==> flow/design.v <==
module ALU (A, B, ALU_Sel, ALU_Out, Carryout, Overflow);
parameter ADD  = 0;
parameter SUB  = 1;
parameter MUL_HIGH = 2;
parameter MUL_LOW = 3;
input [31:0] A;
input [31:0] B;
input [3:0] ALU_Sel;
output [31:0] ALU_Out;
output Carryout;
output Overflow;
reg[31:0] ALU_32Result;
reg[63:0] ALU_64Result;
always @(*)
begin
    ALU_32Result = 32'h00000000;
    ALU_64Result = 64'h0000000000000000;
    case(ALU_Sel)
        ADD:        ALU_32Result = A + B;
        SUB:        ALU_32Result = A - B;
        MUL_HIGH:	ALU_64Result = A * B;
        MUL_LOW:	ALU_64Result = A * B;
        default:
        begin
            ALU_32Result = 32'h00000000;
            ALU_64Result = 64'h0000000000000000;
        end
    endcase
end
assign ALU_Out = (ALU_Sel == MUL_LOW)? ALU_64Result[31:0]: (ALU_Sel == MUL_HIGH)? ALU_64Result[63:32]:ALU_32Result[31:0];
assign Carryout = 1'b0;
assign Overflow = 1'b0;
endmodule
module alu_top (
    input             clk,
    input      [31:0] A,
    input      [31:0] B,
    input      [3:0]  ALU_Sel,
    output reg [31:0] ALU_Out,
    output reg        Carryout,
    output reg        Overflow
);
reg [31:0] a_q, b_q;
reg [3:0]  sel_q;
wire [31:0] out_d;
wire        carry_d, ovf_d;
ALU u_alu (
    .A(a_q), .B(b_q), .ALU_Sel(sel_q),
    .ALU_Out(out_d), .Carryout(carry_d), .Overflow(ovf_d)
);
always @(posedge clk) begin
    a_q      <= A;
    b_q      <= B;
    sel_q    <= ALU_Sel;
    ALU_Out  <= out_d;
    Carryout <= carry_d;
    Overflow <= ovf_d;
end
endmodule
Memo
Re: synthesis data of alu_top

* Tool chain data of alu_top
Each step is given for the RTL above and for the edited RTL.
"before" refers to lines of the RTL above, "after" to lines of the edited file.
"difference": "after" minus "before" as printed here.
Operators carry their Yosys type and port widths (W data, S select, Z words).
Not given: --
- Top :: alu_top
- Clock input :: clk
- Cell library :: sky130hd
- Timing corner :: tt_025C_1v80

* Diff
Unified diff, file above to edited file.
The edit is scripted: it alters the design's behaviour and was not made to optimise anything.
#+begin_src diff
@@ -45,8 +45,16 @@
 wire [31:0] out_d;
 wire        carry_d, ovf_d;
+wire [31:0] out_d_a, out_d_b;
+wire carry_d_a, carry_d_b;
+wire ovf_d_a, ovf_d_b;
 ALU u_alu (
     .A(a_q), .B(b_q), .ALU_Sel(sel_q),
-    .ALU_Out(out_d), .Carryout(carry_d), .Overflow(ovf_d)
+    .ALU_Out(out_d_a), .Carryout(carry_d_a), .Overflow(ovf_d_a)
 );
+ALU u_alu_b (.A(a_q), .B(~b_q), .ALU_Sel(sel_q), .ALU_Out(out_d_b), .Carryout(carry_d_b),
+    .Overflow(ovf_d_b));
+assign out_d = out_d_a ^ out_d_b;
+assign carry_d = carry_d_a ^ carry_d_b;
+assign ovf_d = ovf_d_a ^ ovf_d_b;
 always @(posedge clk) begin
     a_q      <= A;
#+end_src

* Elaborated design
Source: Yosys, flattened and elaborated, memories not mapped. Widths are those after wreduce; folded enables and synchronous resets count as part of the registers. Registers that Yosys merges into a memory's read port (data or address) are not register bits. Print and check cells do not count. Equal cells are merged and count once.
** Storage and ports
- register bits after elaboration :: before 100, after 100, difference 0
- bits in latches :: before 0, after 0, difference 0
- memory bits (writable) :: before 0, after 0, difference 0
- bits in read-only memories :: before 0, after 0, difference 0
- word width x clocked read ports :: before 0, after 0, difference 0
- memories :: before 0, after 0, difference 0
- output and inout port bits :: before 34, after 34, difference 0
- elaborated cells :: before 14, after 22, difference +8
** Operators by class
- add/subtract/negate cells :: before 2, after 4, difference +2
- $mul :: before 1, after 2, difference +1
- divide/modulo/power cells :: before 0, after 0, difference 0
- order comparisons :: before 0, after 0, difference 0
- equal/unequal tests :: before 3, after 3, difference 0
- shifts and indexed selects :: before 0, after 0, difference 0
- mux-type cells :: before 3, after 6, difference +3
- bitwise operators :: before 0, after 2, difference +2
- reductions and logical operators :: before 1, after 1, difference 0
** Operators by type and width
- $mux W32 :: before 2, after 4, difference +2
- $add A32 B32 Y32 :: before 1, after 2, difference +1
- $mul A32 B32 Y64 :: before 1, after 2, difference +1
- $pmux W32 S2 :: before 1, after 2, difference +1
- $sub A32 B32 Y32 :: before 1, after 2, difference +1
- $not A32 Y32 :: before 0, after 1, difference +1
- $xor A32 B32 Y32 :: before 0, after 1, difference +1
- $eq A4 B2 Y1 const B :: before 2, after 2, difference 0
- $eq A4 B1 Y1 const B :: before 1, after 1, difference 0
- $logic_not A4 Y1 :: before 1, after 1, difference 0

* Logic depth
Yosys ltp: most cells in a row. Word level: on the elaborated netlist, between registers, memories and ports. Mapped: between sequential cells and ports; inverters and the memories' decode and read muxes count.
** Depth
- depth after elaboration :: before 4, after 6, difference +2
- ABC_AREA :: before 0, after 0
- gate-level depth with buffers :: before 30, after 33, difference +3
- gate-level depth less buffers :: before 27, after 29, difference +2

* Netlist
Source: synth_stat.txt of the flow (Yosys; design flattened, memories mapped). It holds for the ABC_AREA given above (unset counts as 0); a run with the other value may have another netlist.
** Synthesis totals
- cell count :: before 4257, after 8423, difference +4166
- mapped area (um2) :: before 38300.5, after 75482.4, difference +37181.9
- area of sequential cells (um2) :: before 2001.9, after 2001.9, difference 0.0
- flip-flop cells :: before 100, after 100, difference 0
- buffers :: before 263, after 548, difference +285
** Cells by type
- sky130_fd_sc_hd__fa_1 :: before 897, after 1794, difference +897
- sky130_fd_sc_hd__inv_1 :: before 899, after 1745, difference +846
- sky130_fd_sc_hd__nor2b_1 :: before 9, after 565, difference +556
- sky130_fd_sc_hd__nand2b_1 :: before 7, after 425, difference +418
- sky130_fd_sc_hd__ha_1 :: before 296, after 592, difference +296
- sky130_fd_sc_hd__clkbuf_1 :: before 254, after 524, difference +270
- sky130_fd_sc_hd__nand2_1 :: before 524, after 669, difference +145
- sky130_fd_sc_hd__a21oi_1 :: before 115, after 224, difference +109
- sky130_fd_sc_hd__nor2_1 :: before 58, after 162, difference +104
- sky130_fd_sc_hd__xnor2_1 :: before 58, after 138, difference +80
- sky130_fd_sc_hd__o21ai_0 :: before 69, after 131, difference +62
- sky130_fd_sc_hd__xor2_1 :: before 49, after 105, difference +56
- sky130_fd_sc_hd__a21o_1 :: before 45, after 88, difference +43
- sky130_fd_sc_hd__nand3_1 :: before 20, after 51, difference +31
- sky130_fd_sc_hd__a31oi_1 :: before 7, after 37, difference +30
- sky130_fd_sc_hd__o22ai_1 :: before 3, after 28, difference +25
- sky130_fd_sc_hd__nand4_1 :: before 25, after 47, difference +22
- sky130_fd_sc_hd__nor3_1 :: before 19, after 38, difference +19
Not every row of either side is listed.
By module: a second synthesis without flattening, with its own total; a netlist apart from the flattened one above.
** Unflattened totals
- cells (unflattened synthesis) :: before 4282, after 8468, difference +4186
- area total of the unflattened synthesis (um2) :: before 38463.1, after 74846.8, difference +36383.7
Each row is one instance without its submodules.
** By module, before
- ALU :: times used 1, cells 4180, area 36421.2 um2, sequential area 0.0 um2
- alu_top :: times used 1, cells 102, area 2042.0 um2, sequential area 2042.0 um2
** By module, after
- ALU :: times used 2, cells 4150, area 36193.5 um2, sequential area 0.0 um2
- alu_top :: times used 1, cells 168, area 2459.9 um2, sequential area 2042.0 um2

* Timing after synthesis
Path of least setup slack by OpenSTA after synthesis, without wires, with an ideal clock, recovery checks aside; 20% of the period is set as input and as output delay. Where synthesis merged equal registers, the netlist keeps one of their names.
** Timing post-synthesis
- path kind :: before flip-flop to flip-flop, after flip-flop to flip-flop
- from :: before reg b_q[8], after reg a_q[9]
- to :: before reg ALU_Out[31], after reg ALU_Out[29]
- clock period (ns) :: before 9.0, after 9.0, difference 0.0
- library setup time (ns) :: before 0.134, after 0.120, difference -0.014
- arrival (ns) :: before 7.304, after 7.877, difference +0.573
- data required time (ns) :: before 8.866, after 8.880, difference +0.014
- slack (ns) :: before 1.562, after 1.003, difference -0.559
- delay of the path (ns) :: before 7.438, after 7.997, difference +0.559
- stages on the path :: before 28, after 31, difference +3
- path buffers :: before 3, after 3, difference 0
- synthesis period reached (ns) :: before 7.438, after 7.997, difference +0.559
"delay of the path" = arrival - input delay + setup time.
"stages on the path": output pins that drive a net of the path, with the launching flip-flop's if there is one; two outputs of one cell count as two.
"synthesis period reached" is the clock period less the worst setup slack; recovery checks do not enter. This is arithmetic on one report: input and output delays are still those of the set period (20% each).
Between the ends stands the longest chain of elaborated cells between them, by number of cells; it is not shown to be the way that was timed. Of several equally long chains one is given.
A line is the first line of the expression or statement that the cell stems from. Yosys adds cells for indexed reads and writes and turns some case tables into memories.
Between the ends, post-synthesis, before:
- Cell sequence :: sky130_fd_sc_hd__dfxtp_1 > sky130_fd_sc_hd__clkbuf_1 > sky130_fd_sc_hd__buf_1 > sky130_fd_sc_hd__nand2_1 > sky130_fd_sc_hd__fa_1 > sky130_fd_sc_hd__inv_1 > sky130_fd_sc_hd__fa_1 > sky130_fd_sc_hd__inv_1 > sky130_fd_sc_hd__fa_1 > sky130_fd_sc_hd__inv_1 > sky130_fd_sc_hd__fa_1 > sky130_fd_sc_hd__fa_1 > sky130_fd_sc_hd__inv_1 > sky130_fd_sc_hd__fa_1 > sky130_fd_sc_hd__fa_1 > sky130_fd_sc_hd__fa_1 > sky130_fd_sc_hd__inv_1 > sky130_fd_sc_hd__ha_1 > sky130_fd_sc_hd__clkbuf_1 > sky130_fd_sc_hd__a21oi_1 > sky130_fd_sc_hd__o21ai_0 > sky130_fd_sc_hd__a221oi_1 > sky130_fd_sc_hd__o21ai_0 > sky130_fd_sc_hd__a21oi_1 > sky130_fd_sc_hd__o31ai_1 > sky130_fd_sc_hd__a31o_2 > sky130_fd_sc_hd__nor4b_1 > sky130_fd_sc_hd__or4_1
- Cells in the longest elaborated chain :: 4
- Elaborated cells on any way between the ends :: 6
- Classes of those cells :: 2 x add/sub; 1 x mul; 3 x mux
** Ends and longest elaborated chain, post-synthesis, before
- start: declaration :: RTL line 43 : reg [31:0] a_q, b_q;
- start: assignment :: RTL line 53 : b_q      <= B;
- $sub A32 B32 Y32 :: RTL line 20 : SUB:        ALU_32Result = A - B;
- $pmux W32 S2 :: RTL line 18 : case(ALU_Sel)
- $mux W32 (2 in a row) :: RTL line 30 : assign ALU_Out = (ALU_Sel == MUL_LOW)? ALU_64Result[31:0]: (ALU_Sel == MUL_HIGH)? ALU_64Result[63:32]:ALU_32Re ...
- end: assignment :: RTL line 55 : ALU_Out  <= out_d;
- end: declaration :: RTL line 39 : output reg [31:0] ALU_Out,
Between the ends, post-synthesis, after:
- Cell sequence :: sky130_fd_sc_hd__dfxtp_1 > sky130_fd_sc_hd__clkbuf_1 > sky130_fd_sc_hd__clkbuf_1 > sky130_fd_sc_hd__clkbuf_1 > sky130_fd_sc_hd__nand2_1 > sky130_fd_sc_hd__fa_1 > sky130_fd_sc_hd__inv_1 > sky130_fd_sc_hd__fa_1 > sky130_fd_sc_hd__fa_1 > sky130_fd_sc_hd__inv_1 > sky130_fd_sc_hd__fa_1 > sky130_fd_sc_hd__inv_1 > sky130_fd_sc_hd__fa_1 > sky130_fd_sc_hd__inv_1 > sky130_fd_sc_hd__fa_1 > sky130_fd_sc_hd__inv_1 > sky130_fd_sc_hd__fa_1 > sky130_fd_sc_hd__fa_1 > sky130_fd_sc_hd__ha_1 > sky130_fd_sc_hd__and4_1 > sky130_fd_sc_hd__and3_1 > sky130_fd_sc_hd__o2111ai_1 > sky130_fd_sc_hd__a31oi_1 > sky130_fd_sc_hd__o2111ai_1 > sky130_fd_sc_hd__o21a_1 > sky130_fd_sc_hd__o211a_1 > sky130_fd_sc_hd__o21a_1 > sky130_fd_sc_hd__o41ai_2 > sky130_fd_sc_hd__xor2_1 > sky130_fd_sc_hd__a21oi_1 > sky130_fd_sc_hd__xnor2_1
- Cells in the longest elaborated chain :: 5
- Elaborated cells on any way between the ends :: 13
- Classes of those cells :: 4 x add/sub; 2 x mul; 6 x mux; 1 x logic
** Ends and longest elaborated chain, post-synthesis, after
- start: declaration :: RTL line 43 : reg [31:0] a_q, b_q;
- start: assignment :: RTL line 60 : a_q      <= A;
- $sub A32 B32 Y32 :: RTL line 20 : SUB:        ALU_32Result = A - B;
- $pmux W32 S2 :: RTL line 18 : case(ALU_Sel)
- $mux W32 (2 in a row) :: RTL line 30 : assign ALU_Out = (ALU_Sel == MUL_LOW)? ALU_64Result[31:0]: (ALU_Sel == MUL_HIGH)? ALU_64Result[63:32]:ALU_32Re ...
- $xor A32 B32 Y32 :: RTL line 56 : assign out_d = out_d_a ^ out_d_b;
- end: assignment :: RTL line 63 : ALU_Out  <= out_d;
- end: declaration :: RTL line 39 : output reg [31:0] ALU_Out,

* Worst path after layout
From the final timing report of each run of set A: the path of least setup slack in the routed layout; clock arrival at registers is part of the times.
** Timing after layout
- path kind :: before flip-flop to flip-flop, after flip-flop to flip-flop
- from :: before reg b_q[11], after reg a_q[5]
- to :: before reg ALU_Out[31], after reg ALU_Out[28]
- clock period (ns) :: before 9.0, after 9.0, difference 0.0
- library setup time (ns) :: before 0.12, after 0.14, difference +0.02
- arrival (ns) :: before 8.77, after 9.06, difference +0.29
- data required time (ns) :: before 9.30, after 9.33, difference +0.03
- slack (ns) :: before 0.53, after 0.27, difference -0.26
- stages on the path :: before 21, after 27, difference +6
- path buffers :: before 1, after 2, difference +1
Between the ends stands the longest chain of elaborated cells between them, by number of cells; it is not shown to be the way that was timed. Of several equally long chains one is given.
Between the ends, after layout, before:
- Cell sequence :: sky130_fd_sc_hd__dfxtp_1 > sky130_fd_sc_hd__and2_1 > sky130_fd_sc_hd__fa_1 > sky130_fd_sc_hd__fa_1 > sky130_fd_sc_hd__inv_1 > sky130_fd_sc_hd__fa_1 > sky130_fd_sc_hd__fa_1 > sky130_fd_sc_hd__fa_1 > sky130_fd_sc_hd__inv_1 > sky130_fd_sc_hd__fa_1 > sky130_fd_sc_hd__fa_1 > sky130_fd_sc_hd__fa_1 > sky130_fd_sc_hd__ha_1 > sky130_fd_sc_hd__nand2_1 > sky130_fd_sc_hd__nor3_1 > sky130_fd_sc_hd__a41oi_1 > sky130_fd_sc_hd__buf_4 > sky130_fd_sc_hd__o31ai_1 > sky130_fd_sc_hd__a31o_2 > sky130_fd_sc_hd__nor3_1 > sky130_fd_sc_hd__or4_1
- Cells in the longest elaborated chain :: 4
- Elaborated cells on any way between the ends :: 6
- Classes of those cells :: 2 x add/sub; 1 x mul; 3 x mux
** Ends and longest elaborated chain, after layout, before
- start: declaration :: RTL line 43 : reg [31:0] a_q, b_q;
- start: assignment :: RTL line 53 : b_q      <= B;
- $sub A32 B32 Y32 :: RTL line 20 : SUB:        ALU_32Result = A - B;
- $pmux W32 S2 :: RTL line 18 : case(ALU_Sel)
- $mux W32 (2 in a row) :: RTL line 30 : assign ALU_Out = (ALU_Sel == MUL_LOW)? ALU_64Result[31:0]: (ALU_Sel == MUL_HIGH)? ALU_64Result[63:32]:ALU_32Re ...
- end: assignment :: RTL line 55 : ALU_Out  <= out_d;
- end: declaration :: RTL line 39 : output reg [31:0] ALU_Out,
Between the ends, after layout, after:
- Cell sequence :: sky130_fd_sc_hd__dfxtp_4 > sky130_fd_sc_hd__buf_4 > sky130_fd_sc_hd__and2_1 > sky130_fd_sc_hd__fa_1 > sky130_fd_sc_hd__fa_1 > sky130_fd_sc_hd__inv_1 > sky130_fd_sc_hd__fa_1 > sky130_fd_sc_hd__fa_1 > sky130_fd_sc_hd__inv_1 > sky130_fd_sc_hd__fa_1 > sky130_fd_sc_hd__fa_1 > sky130_fd_sc_hd__fa_1 > sky130_fd_sc_hd__fa_1 > sky130_fd_sc_hd__ha_1 > sky130_fd_sc_hd__a21o_1 > sky130_fd_sc_hd__a31o_2 > sky130_fd_sc_hd__a32oi_1 > sky130_fd_sc_hd__nor2_1 > sky130_fd_sc_hd__a211o_1 > sky130_fd_sc_hd__o21ai_1 > sky130_fd_sc_hd__buf_4 > sky130_fd_sc_hd__nor3_1 > sky130_fd_sc_hd__o32ai_1 > sky130_fd_sc_hd__o21ai_0 > sky130_fd_sc_hd__xor2_1 > sky130_fd_sc_hd__nor4_1 > sky130_fd_sc_hd__a311oi_1
- Cells in the longest elaborated chain :: 5
- Elaborated cells on any way between the ends :: 13
- Classes of those cells :: 4 x add/sub; 2 x mul; 6 x mux; 1 x logic
** Ends and longest elaborated chain, after layout, after
- start: declaration :: RTL line 43 : reg [31:0] a_q, b_q;
- start: assignment :: RTL line 60 : a_q      <= A;
- $sub A32 B32 Y32 :: RTL line 20 : SUB:        ALU_32Result = A - B;
- $pmux W32 S2 :: RTL line 18 : case(ALU_Sel)
- $mux W32 (2 in a row) :: RTL line 30 : assign ALU_Out = (ALU_Sel == MUL_LOW)? ALU_64Result[31:0]: (ALU_Sel == MUL_HIGH)? ALU_64Result[63:32]:ALU_32Re ...
- $xor A32 B32 Y32 :: RTL line 56 : assign out_d = out_d_a ^ out_d_b;
- end: assignment :: RTL line 63 : ALU_Out  <= out_d;
- end: declaration :: RTL line 39 : output reg [31:0] ALU_Out,

* Measured runs
Runs of the flow (Yosys, OpenROAD) on both versions; the two runs of a pair have the same settings. The constraints put input and output delay at 20% of the set period each and load the outputs with 0.01 pF.
Settings, set A:
- CORE_UTILIZATION :: 40
- period_ns :: 9.0
- CAP_MARGIN :: 20
- CORE_MARGIN :: 2
- SLEW_MARGIN :: 20
** Measured results, set A
- area of the synthesized netlist (um2) :: before 38300.5, after 75482.4, difference +37181.9
- area of the die (um2) :: before 98241.5, after 192199.0, difference +93957.5
- final utilization (%) :: before 43.2, after 43.3, difference +0.1
- worst setup slack after layout (ns) :: before 0.533, after 0.268, difference -0.265
- total negative setup slack (ns) :: before 0.000, after 0.000, difference 0.000
- period achieved (ns) :: before 8.467, after 8.732, difference +0.265
Settings, set B:
- CAP_MARGIN :: 15
- CORE_ASPECT_RATIO :: 0.96
- CORE_UTILIZATION :: 32
- GPL_ROUTABILITY_DRIVEN :: 1
- GPL_TIMING_DRIVEN :: 1
- PLACE_DENSITY_LB_ADDON :: 0.06
- period_ns :: 7.93
- CORE_MARGIN :: 2
- SLEW_MARGIN :: 20
** Measured results, set B
- area of the synthesized netlist (um2) :: before 38300.5, after 75482.4, difference +37181.9
- area of the die (um2) :: before 122473.0, after 239784.0, difference +117311.0
- final utilization (%) :: before 36.9, after 39.5, difference +2.6
- worst setup slack after layout (ns) :: before 0.185, after -0.293, difference -0.478
- total negative setup slack (ns) :: before 0.000, after -2.716, difference -2.716
- period achieved (ns) :: before 7.745, after 8.223, difference +0.478
"period achieved" is the run's clock period less its worst setup slack. It is reckoned from that one timing run; input and output delays stay at 20% of the period that was set.
